==> flow/design.v <==
package rv32_pkg;
  typedef logic [31:0] u32;
  typedef enum logic [3:0] {
    ALU_ADD, ALU_SUB, ALU_AND, ALU_OR, ALU_XOR,
    ALU_SLT, ALU_SLTU, ALU_SLL, ALU_SRL, ALU_SRA
  } alu_op_e;
  typedef enum logic [2:0] {WB_NONE, WB_ALU, WB_MEM, WB_PC4, WB_IMM} wb_sel_e;
  typedef struct packed {
    logic valid;
    u32 pc;
    u32 instr;
    logic [4:0] rs1, rs2, rd;
    u32 rs1_val, rs2_val;
    u32 imm;
    logic regwrite;
    wb_sel_e wb_sel;
    logic memread;
    logic memwrite;
    logic [1:0] mem_size;  
    logic mem_sign;  
    logic is_branch;
    logic is_jal;
    logic is_jalr;
    logic [2:0] br_funct3;
    alu_op_e alu_op;
    logic alu_src_imm;  
  } idex_t;
  typedef struct packed {
    logic valid;
    u32 pc;
    u32 pc4;
    u32 alu_y;
    u32 rs2_fwd;  
    logic [4:0] rd;
    logic regwrite;
    wb_sel_e wb_sel;
    logic memread;
    logic memwrite;
    logic [1:0] mem_size;
    logic mem_sign;
    logic took_branch;
    u32 br_target;
  } exmem_t;
  typedef struct packed {
    logic valid;
    u32 pc4;
    u32 alu_y;
    u32 mem_rdata;
    logic [4:0] rd;
    logic regwrite;
    wb_sel_e wb_sel;
  } memwb_t;
endpackage
module rv32_alu (
  input rv32_pkg::alu_op_e op,
  input logic [31:0] a,
  input logic [31:0] b,
  output logic [31:0] y
);
  logic signed [31:0] as, bs;
  always_comb begin
    as = $signed(a);
    bs = $signed(b);
    y = 32'd0;
    unique case (op)
      rv32_pkg::ALU_ADD : y = a + b;
      rv32_pkg::ALU_SUB : y = a - b;
      rv32_pkg::ALU_AND : y = a & b;
      rv32_pkg::ALU_OR  : y = a | b;
      rv32_pkg::ALU_XOR : y = a ^ b;
      rv32_pkg::ALU_SLT : y = (as < bs) ? 32'd1 : 32'd0;
      rv32_pkg::ALU_SLTU: y = (a  < b ) ? 32'd1 : 32'd0;
      rv32_pkg::ALU_SLL : y = a << b[4:0];
      rv32_pkg::ALU_SRL : y = a >> b[4:0];
      rv32_pkg::ALU_SRA : y = as >>> b[4:0];
      default : y = 32'd0;
    endcase
  end
endmodule
module rv32_branch_unit (
  input logic is_branch,
  input logic [2:0] br_funct3,
  input logic is_jal,
  input logic is_jalr,
  input logic [31:0] pc,
  input logic [31:0] rs1,
  input logic [31:0] rs2,
  input logic [31:0] imm,
  output logic took,
  output logic [31:0] target
);
  logic signed [31:0] rs1s, rs2s;
  always_comb begin
    rs1s = $signed(rs1);
    rs2s = $signed(rs2);
    took = 1'b0;
    target = pc + 32'd4;
    if (is_jal) begin
      took = 1'b1;
      target = pc + imm;
    end else if (is_jalr) begin
      took = 1'b1;
      target = (rs1 + imm) & 32'hFFFF_FFFE;  
    end else if (is_branch) begin
      unique case (br_funct3)
        3'b000: took = (rs1 == rs2);  
        3'b001: took = (rs1 != rs2);  
        3'b100: took = (rs1s < rs2s);  
        3'b101: took = (rs1s >= rs2s);  
        3'b110: took = (rs1 < rs2);  
        3'b111: took = (rs1 >= rs2);  
        default: took = 1'b0;
      endcase
      target = pc + imm;
    end
  end
endmodule
module rv32_decode (
  input logic [31:0] instr,
  output logic regwrite,
  output rv32_pkg::wb_sel_e wb_sel,
  output logic memread,
  output logic memwrite,
  output logic [1:0] mem_size,  
  output logic mem_sign,  
  output rv32_pkg::alu_op_e alu_op,
  output logic alu_src_imm,
  output logic is_branch,
  output logic [2:0] br_funct3,
  output logic is_jal,
  output logic is_jalr,
  output logic [31:0] imm
);
  logic [6:0] opcode;
  logic [2:0] funct3;
  logic [6:0] funct7;
  function automatic logic [31:0] imm_i(input logic [31:0] i);
    imm_i = {{20{i[31]}}, i[31:20]};
  endfunction
  function automatic logic [31:0] imm_s(input logic [31:0] i);
    imm_s = {{20{i[31]}}, i[31:25], i[11:7]};
  endfunction
  function automatic logic [31:0] imm_b(input logic [31:0] i);
    imm_b = {{19{i[31]}}, i[31], i[7], i[30:25], i[11:8], 1'b0};
  endfunction
  function automatic logic [31:0] imm_u(input logic [31:0] i);
    imm_u = {i[31:12], 12'b0};
  endfunction
  function automatic logic [31:0] imm_j(input logic [31:0] i);
    imm_j = {{11{i[31]}}, i[31], i[19:12], i[20], i[30:21], 1'b0};
  endfunction
  always_comb begin
    opcode = instr[6:0];
    funct3 = instr[14:12];
    funct7 = instr[31:25];
    regwrite = 1'b0;
    wb_sel = rv32_pkg::WB_NONE;
    memread = 1'b0;
    memwrite = 1'b0;
    mem_size = 2'd2;  
    mem_sign = 1'b1;
    alu_op = rv32_pkg::ALU_ADD;
    alu_src_imm = 1'b0;
    is_branch = 1'b0;
    br_funct3 = funct3;
    is_jal = 1'b0;
    is_jalr = 1'b0;
    imm = 32'd0;
    unique case (opcode)
      7'b0110111: begin
        regwrite = 1'b1;
        wb_sel = rv32_pkg::WB_ALU;  
        alu_op = rv32_pkg::ALU_ADD;
        alu_src_imm = 1'b1;
        imm = imm_u(instr);
      end
      7'b0010111: begin
        regwrite = 1'b1;
        wb_sel = rv32_pkg::WB_ALU;  
        alu_op = rv32_pkg::ALU_ADD;
        alu_src_imm = 1'b1;
        imm = imm_u(instr);
      end
      7'b1101111: begin
        regwrite = 1'b1;
        wb_sel = rv32_pkg::WB_PC4;
        is_jal = 1'b1;
        imm = imm_j(instr);
      end
      7'b1100111: begin
        regwrite = 1'b1;
        wb_sel = rv32_pkg::WB_PC4;
        is_jalr = 1'b1;
        alu_op = rv32_pkg::ALU_ADD;
        alu_src_imm = 1'b1;
        imm = imm_i(instr);
      end
      7'b1100011: begin
        is_branch = 1'b1;
        br_funct3 = funct3;
        imm = imm_b(instr);
      end
      7'b0000011: begin
        regwrite = 1'b1;
        wb_sel = rv32_pkg::WB_MEM;
        memread = 1'b1;
        alu_op = rv32_pkg::ALU_ADD;
        alu_src_imm = 1'b1;
        imm = imm_i(instr);
        unique case (funct3)
          3'b000: begin mem_size = 2'd0; mem_sign = 1'b1; end  
          3'b001: begin mem_size = 2'd1; mem_sign = 1'b1; end  
          3'b010: begin mem_size = 2'd2; mem_sign = 1'b1; end  
          3'b100: begin mem_size = 2'd0; mem_sign = 1'b0; end  
          3'b101: begin mem_size = 2'd1; mem_sign = 1'b0; end  
          default: begin
            regwrite = 1'b0; memread = 1'b0; wb_sel = rv32_pkg::WB_NONE;
          end
        endcase
      end
      7'b0100011: begin
        memwrite = 1'b1;
        alu_op = rv32_pkg::ALU_ADD;
        alu_src_imm = 1'b1;
        imm = imm_s(instr);
        unique case (funct3)
          3'b000: mem_size = 2'd0;  
          3'b001: mem_size = 2'd1;  
          3'b010: mem_size = 2'd2;  
          default: begin
            memwrite = 1'b0;
          end
        endcase
      end
      7'b0010011: begin
        regwrite = 1'b1;
        wb_sel = rv32_pkg::WB_ALU;
        alu_src_imm = 1'b1;
        imm = imm_i(instr);
        unique case (funct3)
          3'b000: alu_op = rv32_pkg::ALU_ADD;  
          3'b010: alu_op = rv32_pkg::ALU_SLT;  
          3'b011: alu_op = rv32_pkg::ALU_SLTU;  
          3'b100: alu_op = rv32_pkg::ALU_XOR;  
          3'b110: alu_op = rv32_pkg::ALU_OR;  
          3'b111: alu_op = rv32_pkg::ALU_AND;  
          3'b001: alu_op = rv32_pkg::ALU_SLL;  
          3'b101: begin
            alu_op = (instr[30] == 1'b1) ? rv32_pkg::ALU_SRA : rv32_pkg::ALU_SRL;
          end
          default: begin
            regwrite = 1'b0; wb_sel = rv32_pkg::WB_NONE;
          end
        endcase
      end
      7'b0110011: begin
        regwrite = 1'b1;
        wb_sel = rv32_pkg::WB_ALU;
        alu_src_imm = 1'b0;
        unique case (funct3)
          3'b000: alu_op = (funct7 == 7'b0100000) ? rv32_pkg::ALU_SUB : rv32_pkg::ALU_ADD;
          3'b001: alu_op = rv32_pkg::ALU_SLL;
          3'b010: alu_op = rv32_pkg::ALU_SLT;
          3'b011: alu_op = rv32_pkg::ALU_SLTU;
          3'b100: alu_op = rv32_pkg::ALU_XOR;
          3'b101: alu_op = (funct7 == 7'b0100000) ? rv32_pkg::ALU_SRA : rv32_pkg::ALU_SRL;
          3'b110: alu_op = rv32_pkg::ALU_OR;
          3'b111: alu_op = rv32_pkg::ALU_AND;
          default: begin
            regwrite = 1'b0; wb_sel = rv32_pkg::WB_NONE;
          end
        endcase
      end
      default: begin
      end
    endcase
  end
endmodule
module rv32_forward (
  input logic [4:0] idex_rs1,
  input logic [4:0] idex_rs2,
  input logic exmem_regwrite,
  input logic [4:0] exmem_rd,
  input logic memwb_regwrite,
  input logic [4:0] memwb_rd,
  output logic [1:0] fwd_a_sel,
  output logic [1:0] fwd_b_sel
);
  always_comb begin
    fwd_a_sel = 2'b00;
    fwd_b_sel = 2'b00;
    if (exmem_regwrite && (exmem_rd != 5'd0) && (exmem_rd == idex_rs1)) fwd_a_sel = 2'b01;
    else if (memwb_regwrite && (memwb_rd != 5'd0) && (memwb_rd == idex_rs1)) fwd_a_sel = 2'b10;
    if (exmem_regwrite && (exmem_rd != 5'd0) && (exmem_rd == idex_rs2)) fwd_b_sel = 2'b01;
    else if (memwb_regwrite && (memwb_rd != 5'd0) && (memwb_rd == idex_rs2)) fwd_b_sel = 2'b10;
  end
endmodule
module rv32_hazard (
  input logic ifid_valid,
  input logic idex_valid,
  input logic idex_memread,
  input logic [4:0] ifid_rs1,
  input logic [4:0] ifid_rs2,
  input logic [4:0] idex_rd,
  output logic stall_if,
  output logic stall_id
);
  logic hazard;
  always_comb begin
    hazard = 1'b0;
    if (ifid_valid && idex_valid && idex_memread && (idex_rd != 5'd0)) begin
      if ((idex_rd == ifid_rs1) || (idex_rd == ifid_rs2)) hazard = 1'b1;
    end
    stall_if = hazard;
    stall_id = hazard;
  end
endmodule
module rv32_memmap (
  input logic [31:0] addr,
  output logic is_mmio,
  output logic mmio_we,
  output logic [31:0] mmio_addr
);
  always_comb begin
    is_mmio = 1'b0;
    mmio_we = 1'b0;
    mmio_addr = addr;
    if (addr[31:28] == 4'hF) begin
      is_mmio = 1'b1;
      mmio_we = 1'b0;
    end
  end
endmodule
module rv32_regfile (
  input logic clk,
  input logic rst_n,
  input logic [4:0] raddr1,
  input logic [4:0] raddr2,
  output logic [31:0] rdata1,
  output logic [31:0] rdata2,
  input logic we,
  input logic [4:0] waddr,
  input logic [31:0] wdata
);
  logic [31:0] regs [31:0];
  always_ff @(posedge clk) begin
    if (!rst_n) begin
    end else begin
      if (we && (waddr != 5'd0)) regs[waddr] <= wdata;
      regs[5'd0] <= 32'd0;
    end
  end
  always_comb begin
    rdata1 = (raddr1 == 5'd0) ? 32'd0 : regs[raddr1];
    rdata2 = (raddr2 == 5'd0) ? 32'd0 : regs[raddr2];
  end
endmodule
module rv32_core (
  input logic clk,
  input logic rst_n,
  output logic [31:0] imem_addr,
  input logic [31:0] imem_rdata,
  output logic dmem_valid,
  output logic dmem_we,
  output logic [31:0] dmem_addr,
  output logic [31:0] dmem_wdata,
  output logic [3:0] dmem_wstrb,
  input logic dmem_ready,
  input logic [31:0] dmem_rdata,
  output logic mmio_we,
  output logic [31:0] mmio_addr,
  output logic [31:0] mmio_wdata,
  input logic [31:0] mmio_rdata
);
  logic [31:0] pc_q, pc_d;
  logic [31:0] if_pc4;
  logic [31:0] if_instr;
  logic ifid_valid_q, ifid_valid_d;
  logic [31:0] ifid_pc_q, ifid_pc_d;
  logic [31:0] ifid_instr_q, ifid_instr_d;
  rv32_pkg::idex_t idex_q;
  rv32_pkg::idex_t idex_d;
  rv32_pkg::exmem_t exmem_q;
  rv32_pkg::exmem_t exmem_d;
  rv32_pkg::memwb_t memwb_q;
  rv32_pkg::memwb_t memwb_d;
  logic [4:0] rs1, rs2, rd;
  logic [31:0] rs1_val, rs2_val;
  logic dec_regwrite, dec_memread, dec_memwrite;
  logic [1:0] dec_mem_size;
  logic dec_mem_sign;
  rv32_pkg::wb_sel_e dec_wb_sel;
  rv32_pkg::alu_op_e dec_alu_op;
  logic dec_alu_src_imm;
  logic dec_is_branch, dec_is_jal, dec_is_jalr;
  logic [2:0] dec_br_funct3;
  logic [31:0] dec_imm;
  logic stall_if, stall_id;
  logic flush_ifid, flush_idex;
  logic [1:0] fwd_a_sel, fwd_b_sel;  
  logic [31:0] ex_op_a, ex_op_b, ex_op_b_raw;
  logic [31:0] alu_y;
  logic took_branch;
  logic [31:0] br_target;
  logic [31:0] pc_next_seq;
  logic [31:0] wb_data;
  assign imem_addr = pc_q;
  assign if_instr = imem_rdata;
  assign if_pc4 = pc_q + 32'd4;
  assign pc_next_seq = if_pc4;
  assign rs1 = ifid_instr_q[19:15];
  assign rs2 = ifid_instr_q[24:20];
  assign rd = ifid_instr_q[11:7];
  logic [31:0] rf_rdata1, rf_rdata2;
  rv32_regfile u_rf (
    .clk(clk), .rst_n(rst_n),
    .raddr1(rs1), .raddr2(rs2),
    .rdata1(rf_rdata1), .rdata2(rf_rdata2),
    .we(memwb_q.regwrite && memwb_q.valid && !stall_mem),
    .waddr(memwb_q.rd),
    .wdata(wb_data)
  );
  assign rs1_val = (memwb_q.regwrite && memwb_q.valid && (memwb_q.rd != 5'd0) && (memwb_q.rd == rs1)) ? wb_data : rf_rdata1;
  assign rs2_val = (memwb_q.regwrite && memwb_q.valid && (memwb_q.rd != 5'd0) && (memwb_q.rd == rs2)) ? wb_data : rf_rdata2;
  rv32_decode u_dec (
    .instr(ifid_instr_q),
    .regwrite(dec_regwrite),
    .wb_sel(dec_wb_sel),
    .memread(dec_memread),
    .memwrite(dec_memwrite),
    .mem_size(dec_mem_size),
    .mem_sign(dec_mem_sign),
    .alu_op(dec_alu_op),
    .alu_src_imm(dec_alu_src_imm),
    .is_branch(dec_is_branch),
    .br_funct3(dec_br_funct3),
    .is_jal(dec_is_jal),
    .is_jalr(dec_is_jalr),
    .imm(dec_imm)
  );
  rv32_hazard u_haz (
    .ifid_valid(ifid_valid_q),
    .idex_valid(idex_q.valid),
    .idex_memread(idex_q.memread),
    .ifid_rs1(rs1),
    .ifid_rs2(rs2),
    .idex_rd(idex_q.rd),
    .stall_if(stall_if),
    .stall_id(stall_id)
  );
  rv32_forward u_fwd (
    .idex_rs1(idex_q.rs1),
    .idex_rs2(idex_q.rs2),
    .exmem_regwrite(exmem_q.regwrite && exmem_q.valid),
    .exmem_rd(exmem_q.rd),
    .memwb_regwrite(memwb_q.regwrite && memwb_q.valid),
    .memwb_rd(memwb_q.rd),
    .fwd_a_sel(fwd_a_sel),
    .fwd_b_sel(fwd_b_sel)
  );
  always_comb begin
    flush_ifid = took_branch;
    flush_idex = took_branch;
  end
  always_comb begin
    idex_d = '0;
    idex_d.valid = ifid_valid_q && !flush_idex && !stall_id;
    idex_d.pc = ifid_pc_q;
    idex_d.instr = ifid_instr_q;
    idex_d.rs1 = rs1;
    idex_d.rs2 = rs2;
    idex_d.rd = rd;
    idex_d.rs1_val = rs1_val;
    idex_d.rs2_val = rs2_val;
    idex_d.imm = dec_imm;
    idex_d.regwrite = dec_regwrite;
    idex_d.wb_sel = dec_wb_sel;
    idex_d.memread = dec_memread;
    idex_d.memwrite = dec_memwrite;
    idex_d.mem_size = dec_mem_size;
    idex_d.mem_sign = dec_mem_sign;
    idex_d.is_branch = dec_is_branch;
    idex_d.br_funct3 = dec_br_funct3;
    idex_d.is_jal = dec_is_jal;
    idex_d.is_jalr = dec_is_jalr;
    idex_d.alu_op = dec_alu_op;
    idex_d.alu_src_imm = dec_alu_src_imm;
    if (stall_id) begin
      idex_d = '0;
    end
  end
  logic [6:0] ex_opcode;
  assign ex_opcode = idex_q.instr[6:0];
  always_comb begin
    ex_op_a = idex_q.rs1_val;
    ex_op_b_raw = idex_q.rs2_val;
    case (fwd_a_sel)
      2'b01: ex_op_a = exmem_q.alu_y;
      2'b10: ex_op_a = wb_data;
      default:   ;
    endcase
    case (fwd_b_sel)
      2'b01: ex_op_b_raw = exmem_q.alu_y;
      2'b10: ex_op_b_raw = wb_data;
      default:   ;
    endcase
    if (ex_opcode == 7'b0110111) begin
      ex_op_a = 32'd0;
    end else if (ex_opcode == 7'b0010111) begin
      ex_op_a = idex_q.pc;
    end
  end
  assign ex_op_b = (idex_q.alu_src_imm) ? idex_q.imm : ex_op_b_raw;
  rv32_alu u_alu (
    .op(idex_q.alu_op),
    .a(ex_op_a),
    .b(ex_op_b),
    .y(alu_y)
  );
  rv32_branch_unit u_bru (
    .is_branch(idex_q.is_branch && idex_q.valid),
    .br_funct3(idex_q.br_funct3),
    .is_jal(idex_q.is_jal && idex_q.valid),
    .is_jalr(idex_q.is_jalr && idex_q.valid),
    .pc(idex_q.pc),
    .rs1(ex_op_a),
    .rs2(ex_op_b_raw),
    .imm(idex_q.imm),
    .took(took_branch),
    .target(br_target)
  );
  always_comb begin
    pc_d = pc_q;
    if (!stall_if) begin
      pc_d = took_branch ? br_target : pc_next_seq;
    end
  end
  always_comb begin
    exmem_d = '0;
    exmem_d.valid = idex_q.valid;
    exmem_d.pc4 = idex_q.pc + 32'd4;
    exmem_d.alu_y = alu_y;
    exmem_d.rs2_fwd = ex_op_b_raw;
    exmem_d.rd = idex_q.rd;
    exmem_d.regwrite = idex_q.regwrite;
    exmem_d.wb_sel = idex_q.wb_sel;
    exmem_d.memread = idex_q.memread;
    exmem_d.memwrite = idex_q.memwrite;
    exmem_d.mem_size = idex_q.mem_size;
    exmem_d.mem_sign = idex_q.mem_sign;
    exmem_d.took_branch = took_branch;
    exmem_d.br_target = br_target;
  end
  logic mem_is_mmio, mem_mmio_we_unused;
  logic mem_rd, mem_wr;
  logic stall_mem;
  logic [3:0] mem_strb;
  logic [31:0] mem_wdata, mem_raw, mem_shifted, mem_load;
  rv32_memmap u_mm (
    .addr(exmem_q.alu_y),
    .is_mmio(mem_is_mmio),
    .mmio_we(mem_mmio_we_unused),
    .mmio_addr(mmio_addr)
  );
  assign mem_rd = exmem_q.valid && exmem_q.memread;
  assign mem_wr = exmem_q.valid && exmem_q.memwrite;
  always_comb begin
    unique case (exmem_q.mem_size)
      2'd0: begin
        mem_wdata = {4{exmem_q.rs2_fwd[7:0]}};
        mem_strb = 4'b0001 << exmem_q.alu_y[1:0];
      end
      2'd1: begin
        mem_wdata = {2{exmem_q.rs2_fwd[15:0]}};
        mem_strb = exmem_q.alu_y[1] ? 4'b1100 : 4'b0011;
      end
      default: begin
        mem_wdata = exmem_q.rs2_fwd;
        mem_strb = 4'b1111;
      end
    endcase
  end
  assign dmem_valid = (mem_rd || mem_wr) && !mem_is_mmio;
  assign dmem_we = mem_wr && !mem_is_mmio;
  assign dmem_addr = exmem_q.alu_y;
  assign dmem_wdata = mem_wdata;
  assign dmem_wstrb = mem_strb;
  assign mmio_we = mem_wr && mem_is_mmio;
  assign mmio_wdata = mem_wdata;
  assign stall_mem = dmem_valid && !dmem_ready;
  always_comb begin
    mem_raw = mem_is_mmio ? mmio_rdata : dmem_rdata;
    mem_shifted = mem_raw >> {exmem_q.alu_y[1:0], 3'b000};
    unique case (exmem_q.mem_size)
      2'd0: mem_load = {{24{exmem_q.mem_sign & mem_shifted[7]}}, mem_shifted[7:0]};
      2'd1: mem_load = {{16{exmem_q.mem_sign & mem_shifted[15]}}, mem_shifted[15:0]};
      default: mem_load = mem_shifted;
    endcase
  end
  always_comb begin
    memwb_d = '0;
    memwb_d.valid = exmem_q.valid;
    memwb_d.pc4 = exmem_q.pc4;
    memwb_d.alu_y = exmem_q.alu_y;
    memwb_d.mem_rdata = mem_load;
    memwb_d.rd = exmem_q.rd;
    memwb_d.regwrite = exmem_q.regwrite;
    memwb_d.wb_sel = exmem_q.wb_sel;
  end
  always_comb begin
    wb_data = 32'd0;
    unique case (memwb_q.wb_sel)
      rv32_pkg::WB_ALU: wb_data = memwb_q.alu_y;
      rv32_pkg::WB_MEM: wb_data = memwb_q.mem_rdata;
      rv32_pkg::WB_PC4: wb_data = memwb_q.pc4;
      rv32_pkg::WB_IMM: wb_data = memwb_q.alu_y;
      default: wb_data = 32'd0;
    endcase
  end
  always_ff @(posedge clk) begin
    if (!rst_n) begin
      pc_q <= 32'd0;
      ifid_valid_q <= 1'b0;
      ifid_pc_q <= 32'd0;
      ifid_instr_q <= 32'd0;
      idex_q <= '0;
      exmem_q <= '0;
      memwb_q <= '0;
    end else if (!stall_mem) begin
      pc_q <= pc_d;
      if (!stall_if) begin
        ifid_valid_q <= 1'b1;
        ifid_pc_q <= pc_q;
        ifid_instr_q <= if_instr;
      end
      if (flush_ifid) begin
        ifid_valid_q <= 1'b0;
      end
      idex_q <= idex_d;
      exmem_q <= exmem_d;
      memwb_q <= memwb_d;
    end
  end
endmodule
Tool chain data of rv32_core
Tool output for the design above, in the order of the flow.
Line numbers count from 1 in the design file above.
The mark - stands for no value.
Inputs
  design top: rv32_core
  clock input: clk
  cell library: sky130hd
  timing corner: tt_025C_1v80

After elaboration
Yosys after proc, flatten, opt, wreduce and memory -nomap, before mapping. Print and check cells are not counted.
Yosys's memory passes give these memory sizes; they may raise the number of words (mostly to a power of two), join words into wider ones and drop unused or constant bits.
Word-level totals
  flip-flop bits (word level): 543
  memory bits (writable): 1024
  input bits: 99
  word width x clocked read ports: 64
  memory cells: 1
Cells by class
  $lt $le $gt $ge: 6
  reductions and logical operators: 57
  bitwise gates (word level): 7
  shift operators: 5
  $add $sub $neg: 6
  mux-type cells: 72
  equal/unequal tests: 54
Memories
  u_rf.regs: words 32, width 32, rd ports 2, write ports 2, RTL line 345  | logic [31:0] regs [31:0];
Operators by type and width (count)
  two-way mux 32 bit: 14
  case mux 32 bit (select 10 bit): 1
  case mux 32 bit (select 2 bit): 4
  two-way mux 196 bit: 1
  case mux 32 bit (select 5 bit): 1
  < comparator 32 bit: 4
  adder 32 bit: 3
  case mux 32 bit (select 3 bit): 1
  adder 32 x 3 -> 32 bit with constant B: 2
  greater-or-equal comparator 32 bit: 2
  right shift 32 x 5 -> 32 bit: 2
  case mux 4 bit (select 8 bit): 2
  equality test 5 bit: 8
  equality test 7 x 6 -> 1 bit with constant B: 5
  subtractor 32 bit: 1
  equality test 32 bit: 1
  != test 32 bit: 1
  AND 32 bit: 1
  OR 32 bit: 1
  XOR 32 bit: 1
  << shifter 32 x 5 -> 32 bit: 1
  >>> shifter 32 x 5 -> 32 bit: 1
  two-way mux 5 bit: 6
  equality test 3 bit with constant B: 9
  two-way mux 1 bit: 27
  logical AND 1 bit: 26
  equality test 7 x 5 -> 1 bit with constant B: 3
  equality test 7 bit with constant B: 3
Other operator kinds: 35; their cells: 75.

Longest topological paths
Depth = most cells in a row (Yosys ltp): at word level without a register or memory, in the mapped netlist without a sequential cell, where the memories' decode and read muxes count.
Depth
  word-level depth: 18
  ABC_AREA: 0
  mapped depth: 25
  mapped depth without buffers: 21

After synthesis
Yosys stat after the flow's synthesis: flattened, memories mapped to cells. It holds for the ABC_AREA given above (unset counts as 0); a run with the other value may have another netlist.
Cells by type (count)
  sky130_fd_sc_hd__edfxtp_1: 992
  sky130_fd_sc_hd__mux4_2: 643
  sky130_fd_sc_hd__dfxtp_1: 524
  sky130_fd_sc_hd__a21oi_1: 493
  sky130_fd_sc_hd__nand2_1: 644
  sky130_fd_sc_hd__ha_1: 192
  sky130_fd_sc_hd__nor2_1: 549
  sky130_fd_sc_hd__a22oi_1: 201
  sky130_fd_sc_hd__clkbuf_1: 403
  sky130_fd_sc_hd__mux2i_1: 150
  sky130_fd_sc_hd__o21ai_0: 241
  sky130_fd_sc_hd__mux2_2: 93
  sky130_fd_sc_hd__a211oi_1: 117
  sky130_fd_sc_hd__buf_4: 111
  sky130_fd_sc_hd__xnor2_1: 91
  sky130_fd_sc_hd__inv_1: 184
  sky130_fd_sc_hd__o22ai_1: 105
  sky130_fd_sc_hd__nor3_1: 115
Other cell types: 90; their cells: 1174.
Mapped netlist
  cells in the netlist: 7022
  mapped flip-flops: 1516
  cell area after synthesis: 83857.9 um2
By module: a second synthesis without flattening, with its own total; a netlist apart from the flattened one above.
Unflattened totals
  cell total of the unflattened synthesis: 7809
  area (unflattened synthesis): 87451.4 um2
Each row is one instance without its submodules.
Modules
  rv32_regfile: area 47814.6 um2, seq. area 30429.2 um2, cells 2609, times used 1
  rv32_core: area 24820.1 um2, seq. area 9709.3 um2, cells 3034, times used 1
  rv32_alu: area 8141.6 um2, seq. area 0.0 um2, cells 1236, times used 1
  rv32_branch_unit: area 5183.7 um2, seq. area 0.0 um2, cells 733, times used 1
  rv32_decode: area 837.1 um2, seq. area 0.0 um2, cells 110, times used 1
  rv32_memmap: area 260.2 um2, seq. area 0.0 um2, cells 35, times used 1
  rv32_forward: area 257.7 um2, seq. area 0.0 um2, cells 34, times used 1
  rv32_hazard: area 136.4 um2, seq. area 0.0 um2, cells 18, times used 1

Worst setup path after synthesis
OpenSTA on the mapped netlist: ideal clock, no wires. The path of least setup slack (recovery checks aside). Input and output delay are each 20% of the period. Register names are those of the netlist, which keeps one name where synthesis merged equal registers.
Timing after synthesis
  path type: register -> register
  start point: register memwb_q
  end point: register exmem_q
  clock period: 8.0 ns
  path delay: 6.098 ns
  path buffers: 6
  stages: 25
  library setup time: 0.127 ns
  arrival time: 5.971 ns
  path slack: 1.902 ns
  synthesis period reached: 6.098 ns
"path delay" is the arrival time less input delay plus setup time.
"stages" counts driving pins, that of a launching flip-flop among them; a cell with two outputs on the path counts twice.
"synthesis period reached" = period - worst setup slack (recovery checks aside). The figure is calculated, with input and output delays left at 20% of the set period.
An end named without its bit number is one bit of that signal or, where synthesis recoded a state register, one of its new flip-flops.
Between the ends stands the longest chain of elaborated cells between them, by number of cells; it is not shown to be the way that was timed. Of several equally long chains one is given.
A line is the first line of the expression or statement that the cell stems from. Yosys adds cells for indexed reads and writes and turns some case tables into memories.
Between the ends, after synthesis
  path through: sky130_fd_sc_hd__dfxtp_1 > sky130_fd_sc_hd__buf_2 > sky130_fd_sc_hd__clkbuf_1 > sky130_fd_sc_hd__mux2_2 > sky130_fd_sc_hd__a22oi_1 > sky130_fd_sc_hd__inv_1 > sky130_fd_sc_hd__nor4_1 > sky130_fd_sc_hd__o31ai_2 > sky130_fd_sc_hd__mux2i_4 > sky130_fd_sc_hd__buf_2 > sky130_fd_sc_hd__buf_1 > sky130_fd_sc_hd__clkbuf_1 > sky130_fd_sc_hd__ha_1 > sky130_fd_sc_hd__clkbuf_1 > sky130_fd_sc_hd__a21o_1 > sky130_fd_sc_hd__nand2_1 > sky130_fd_sc_hd__a311oi_1 > sky130_fd_sc_hd__a221oi_1 > sky130_fd_sc_hd__o311ai_1 > sky130_fd_sc_hd__a2111oi_0 > sky130_fd_sc_hd__nor3_1 > sky130_fd_sc_hd__o311a_1 > sky130_fd_sc_hd__o31a_1 > sky130_fd_sc_hd__o21ai_0 > sky130_fd_sc_hd__a31oi_1
  length of the longest elaborated chain: 8
  elaborated cells on any way between the ends: 20
  RTL lines with such cells: 15
  those cells by class: add/sub: 2; eq/ne: 4; shift: 3; mux: 7; logic: 3; reduce/logical: 1
Ends and longest elaborated chain, after synthesis
  start, declared: RTL line 385  | rv32_pkg::memwb_t memwb_q;
  start, assigned: RTL line 628  | memwb_q <= '0;
  start, assigned: RTL line 641  | memwb_q <= memwb_d;
  equality test 3 bit: RTL line 612  | unique case (memwb_q.wb_sel)
  OR reduction 2 bit
  case mux 32 bit (select 3 bit): RTL line 612
  case mux 32 bit (select 2 bit): RTL line 497  | case (fwd_a_sel)
  two-way mux 32 bit: RTL line 509  | end else if (ex_opcode == 7'b0010111) begin
  two-way mux 32 bit: RTL line 507  | if (ex_opcode == 7'b0110111) begin
  subtractor 32 bit: RTL line 67  | rv32_pkg::ALU_SUB : y = a - b;
  case mux 32 bit (select 10 bit): RTL line 65  | unique case (op)
  end, assigned: RTL line 627  | exmem_q <= '0;
  end, assigned: RTL line 640  | exmem_q <= exmem_d;
  end, declared: RTL line 383  | rv32_pkg::exmem_t exmem_q;
Some nets on the timed path still bear RTL names; the line given drives or declares the net.
Nets with RTL names, path after synthesis (RTL line)
  u_rf.wdata[3]: 612

Worst path after layout
From the final timing report of entry A: the path of least setup slack in the routed layout; clock arrival at registers is part of the times.
Timing post-layout
  path type: register -> register
  start point: register memwb_q
  end point: register pc_q[30]
  clock period: 8.66 ns
  library setup time: 0.12 ns
  arrival time: 7.01 ns
  path slack: 2.33 ns
  stages: 21
  path buffers: 1
An end named without its bit number is one bit of that signal or, where synthesis recoded a state register, one of its new flip-flops.
Between the ends stands the longest chain of elaborated cells between them, by number of cells; it is not shown to be the way that was timed. Of several equally long chains one is given.
Between the ends, post-layout
  path through: sky130_fd_sc_hd__dfxtp_2 > sky130_fd_sc_hd__or3_4 > sky130_fd_sc_hd__o311a_1 > sky130_fd_sc_hd__nand3_4 > sky130_fd_sc_hd__buf_4 > sky130_fd_sc_hd__nor2_1 > sky130_fd_sc_hd__a21oi_1 > sky130_fd_sc_hd__o21ai_1 > sky130_fd_sc_hd__inv_1 > sky130_fd_sc_hd__ha_1 > sky130_fd_sc_hd__nand4_1 > sky130_fd_sc_hd__nor4_2 > sky130_fd_sc_hd__nand3_1 > sky130_fd_sc_hd__xnor2_1 > sky130_fd_sc_hd__a21oi_1 > sky130_fd_sc_hd__or4_1 > sky130_fd_sc_hd__or2_2 > sky130_fd_sc_hd__a21oi_2 > sky130_fd_sc_hd__nor2_2 > sky130_fd_sc_hd__a221oi_1 > sky130_fd_sc_hd__a31oi_1
  length of the longest elaborated chain: 15
  elaborated cells on any way between the ends: 32
  those cells by class: add/sub: 1; compare: 4; eq/ne: 8; mux: 15; reduce/logical: 4
Ends and longest elaborated chain, post-layout
  start, declared: RTL line 385  | rv32_pkg::memwb_t memwb_q;
  start, assigned: RTL line 628  | memwb_q <= '0;
  start, assigned: RTL line 641  | memwb_q <= memwb_d;
  nonzero test 5 bit: RTL line 293  | else if (memwb_regwrite && (memwb_rd != 5'd0) && (memwb_rd == idex_rs1)) fwd_a_sel = 2'b10;
  logical AND 1 bit (2 in a row): RTL line 293
  two-way mux 2 bit: RTL line 293
  two-way mux 2 bit: RTL line 292  | if (exmem_regwrite && (exmem_rd != 5'd0) && (exmem_rd == idex_rs1)) fwd_a_sel = 2'b01;
  equality test 2 bit: RTL line 497  | case (fwd_a_sel)
  case mux 32 bit (select 2 bit): RTL line 497
  two-way mux 32 bit: RTL line 509  | end else if (ex_opcode == 7'b0010111) begin
  two-way mux 32 bit: RTL line 507  | if (ex_opcode == 7'b0110111) begin
  greater-or-equal comparator 32 bit: RTL line 111  | 3'b111: took = (rs1 >= rs2);
  case mux 1 bit (select 6 bit): RTL line 105  | unique case (br_funct3)
  two-way mux 1 bit: RTL line 104  | end else if (is_branch) begin
  two-way mux 1 bit: RTL line 101  | end else if (is_jalr) begin
  two-way mux 1 bit: RTL line 98  | if (is_jal) begin
  two-way mux 32 bit: RTL line 535
  end, assigned: RTL line 622  | pc_q <= 32'd0;
  end, assigned: RTL line 630  | pc_q <= pc_d;
  end, declared: RTL line 375  | logic [31:0] pc_q, pc_d;

Design rv32_core on sky130hd. What follows are 4 stored runs of the flow, each under its own settings; their order means nothing. The constraints put input and output delay at 20% of the set period each and load the outputs with 0.01 pF.
"achieved period" = clock period - worst setup slack. The figure is calculated, with input and output delays left at 20% of the set period.
"time on the worst setup path" is the time allowed to the run's worst setup path (the clock period less input and output delay, where it has them) less its slack. Clock arrival times count: a late capture clock shortens it, a late launch clock lengthens it.
"total power of the final layout": no workload was simulated; the value follows from the tool's default switching activity.

==> entry A: settings <==
{ "CAP_MARGIN": 20, "CELL_PAD_IN_SITES_GLOBAL_PLACEMENT": 3, "CORE_ASPECT_RATIO": 0.86, "CORE_UTILIZATION": 24, "CTS_CLUSTER_DIAMETER": 112, "GPL_ROUTABILITY_DRIVEN": 1, "HOLD_SLACK_MARGIN": 0.08, "MIN_ROUTING_LAYER": "met1", "PLACE_DENSITY": 0.88, "SETUP_SLACK_MARGIN": 2.25, "SLEW_MARGIN": 35, "TNS_END_PERCENT": 85, "period_ns": 8.66, "CORE_MARGIN": 2 }
==> entry A: results <==
standard-cell area after layout: 98,538.3 um2
time on the worst setup path: 6.33 ns
type of the worst setup path: register -> register
total power of the final layout: 17,555 uW
overall die area: 354,165.0 um2
lowest setup slack: 2.326 ns
setup total negative slack: 0.000 ns
achieved period: 6.334 ns
area of the synthesized netlist: 83,857.9 um2

==> entry B: settings <==
{ "CAP_MARGIN": 0, "CELL_PAD_IN_SITES_GLOBAL_PLACEMENT": 3, "CORE_ASPECT_RATIO": 1.51, "CORE_UTILIZATION": 24, "CTS_CLUSTER_DIAMETER": 394, "GPL_ROUTABILITY_DRIVEN": 1, "MIN_ROUTING_LAYER": "met2", "PLACE_DENSITY": 0.88, "SETUP_SLACK_MARGIN": 2.03, "SLEW_MARGIN": 35, "TNS_END_PERCENT": 85, "period_ns": 8.66, "CORE_MARGIN": 2 }
==> entry B: results <==
standard-cell area after layout: 98,934.9 um2
time on the worst setup path: 6.63 ns
type of the worst setup path: register -> register
total power of the final layout: 18,200 uW
overall die area: 354,253.0 um2
lowest setup slack: 2.034 ns
setup total negative slack: 0.000 ns
achieved period: 6.626 ns
area of the synthesized netlist: 83,857.9 um2

==> entry C: settings <==
{ "CORE_UTILIZATION": 40, "PLACE_DENSITY": 0.6, "period_ns": 8.0, "CAP_MARGIN": 20, "CORE_MARGIN": 2, "SLEW_MARGIN": 20 }
==> entry C: results <==
standard-cell area after layout: 95,008.6 um2
time on the worst setup path: 7.40 ns
type of the worst setup path: register -> register
total power of the final layout: 18,915 uW
overall die area: 213,324.0 um2
lowest setup slack: 0.596 ns
setup total negative slack: 0.000 ns
achieved period: 7.404 ns
area of the synthesized netlist: 83,857.9 um2

==> entry D: settings <==
{ "CORE_UTILIZATION": 40, "PLACE_DENSITY": 0.6, "SETUP_SLACK_MARGIN": 0.98, "period_ns": 7.63, "CAP_MARGIN": 20, "CORE_MARGIN": 2, "SLEW_MARGIN": 20 }
==> entry D: results <==
standard-cell area after layout: 95,173.8 um2
time on the worst setup path: 6.58 ns
type of the worst setup path: register -> register
total power of the final layout: 19,603 uW
overall die area: 213,324.0 um2
lowest setup slack: 1.048 ns
setup total negative slack: 0.000 ns
achieved period: 6.582 ns
area of the synthesized netlist: 83,857.9 um2
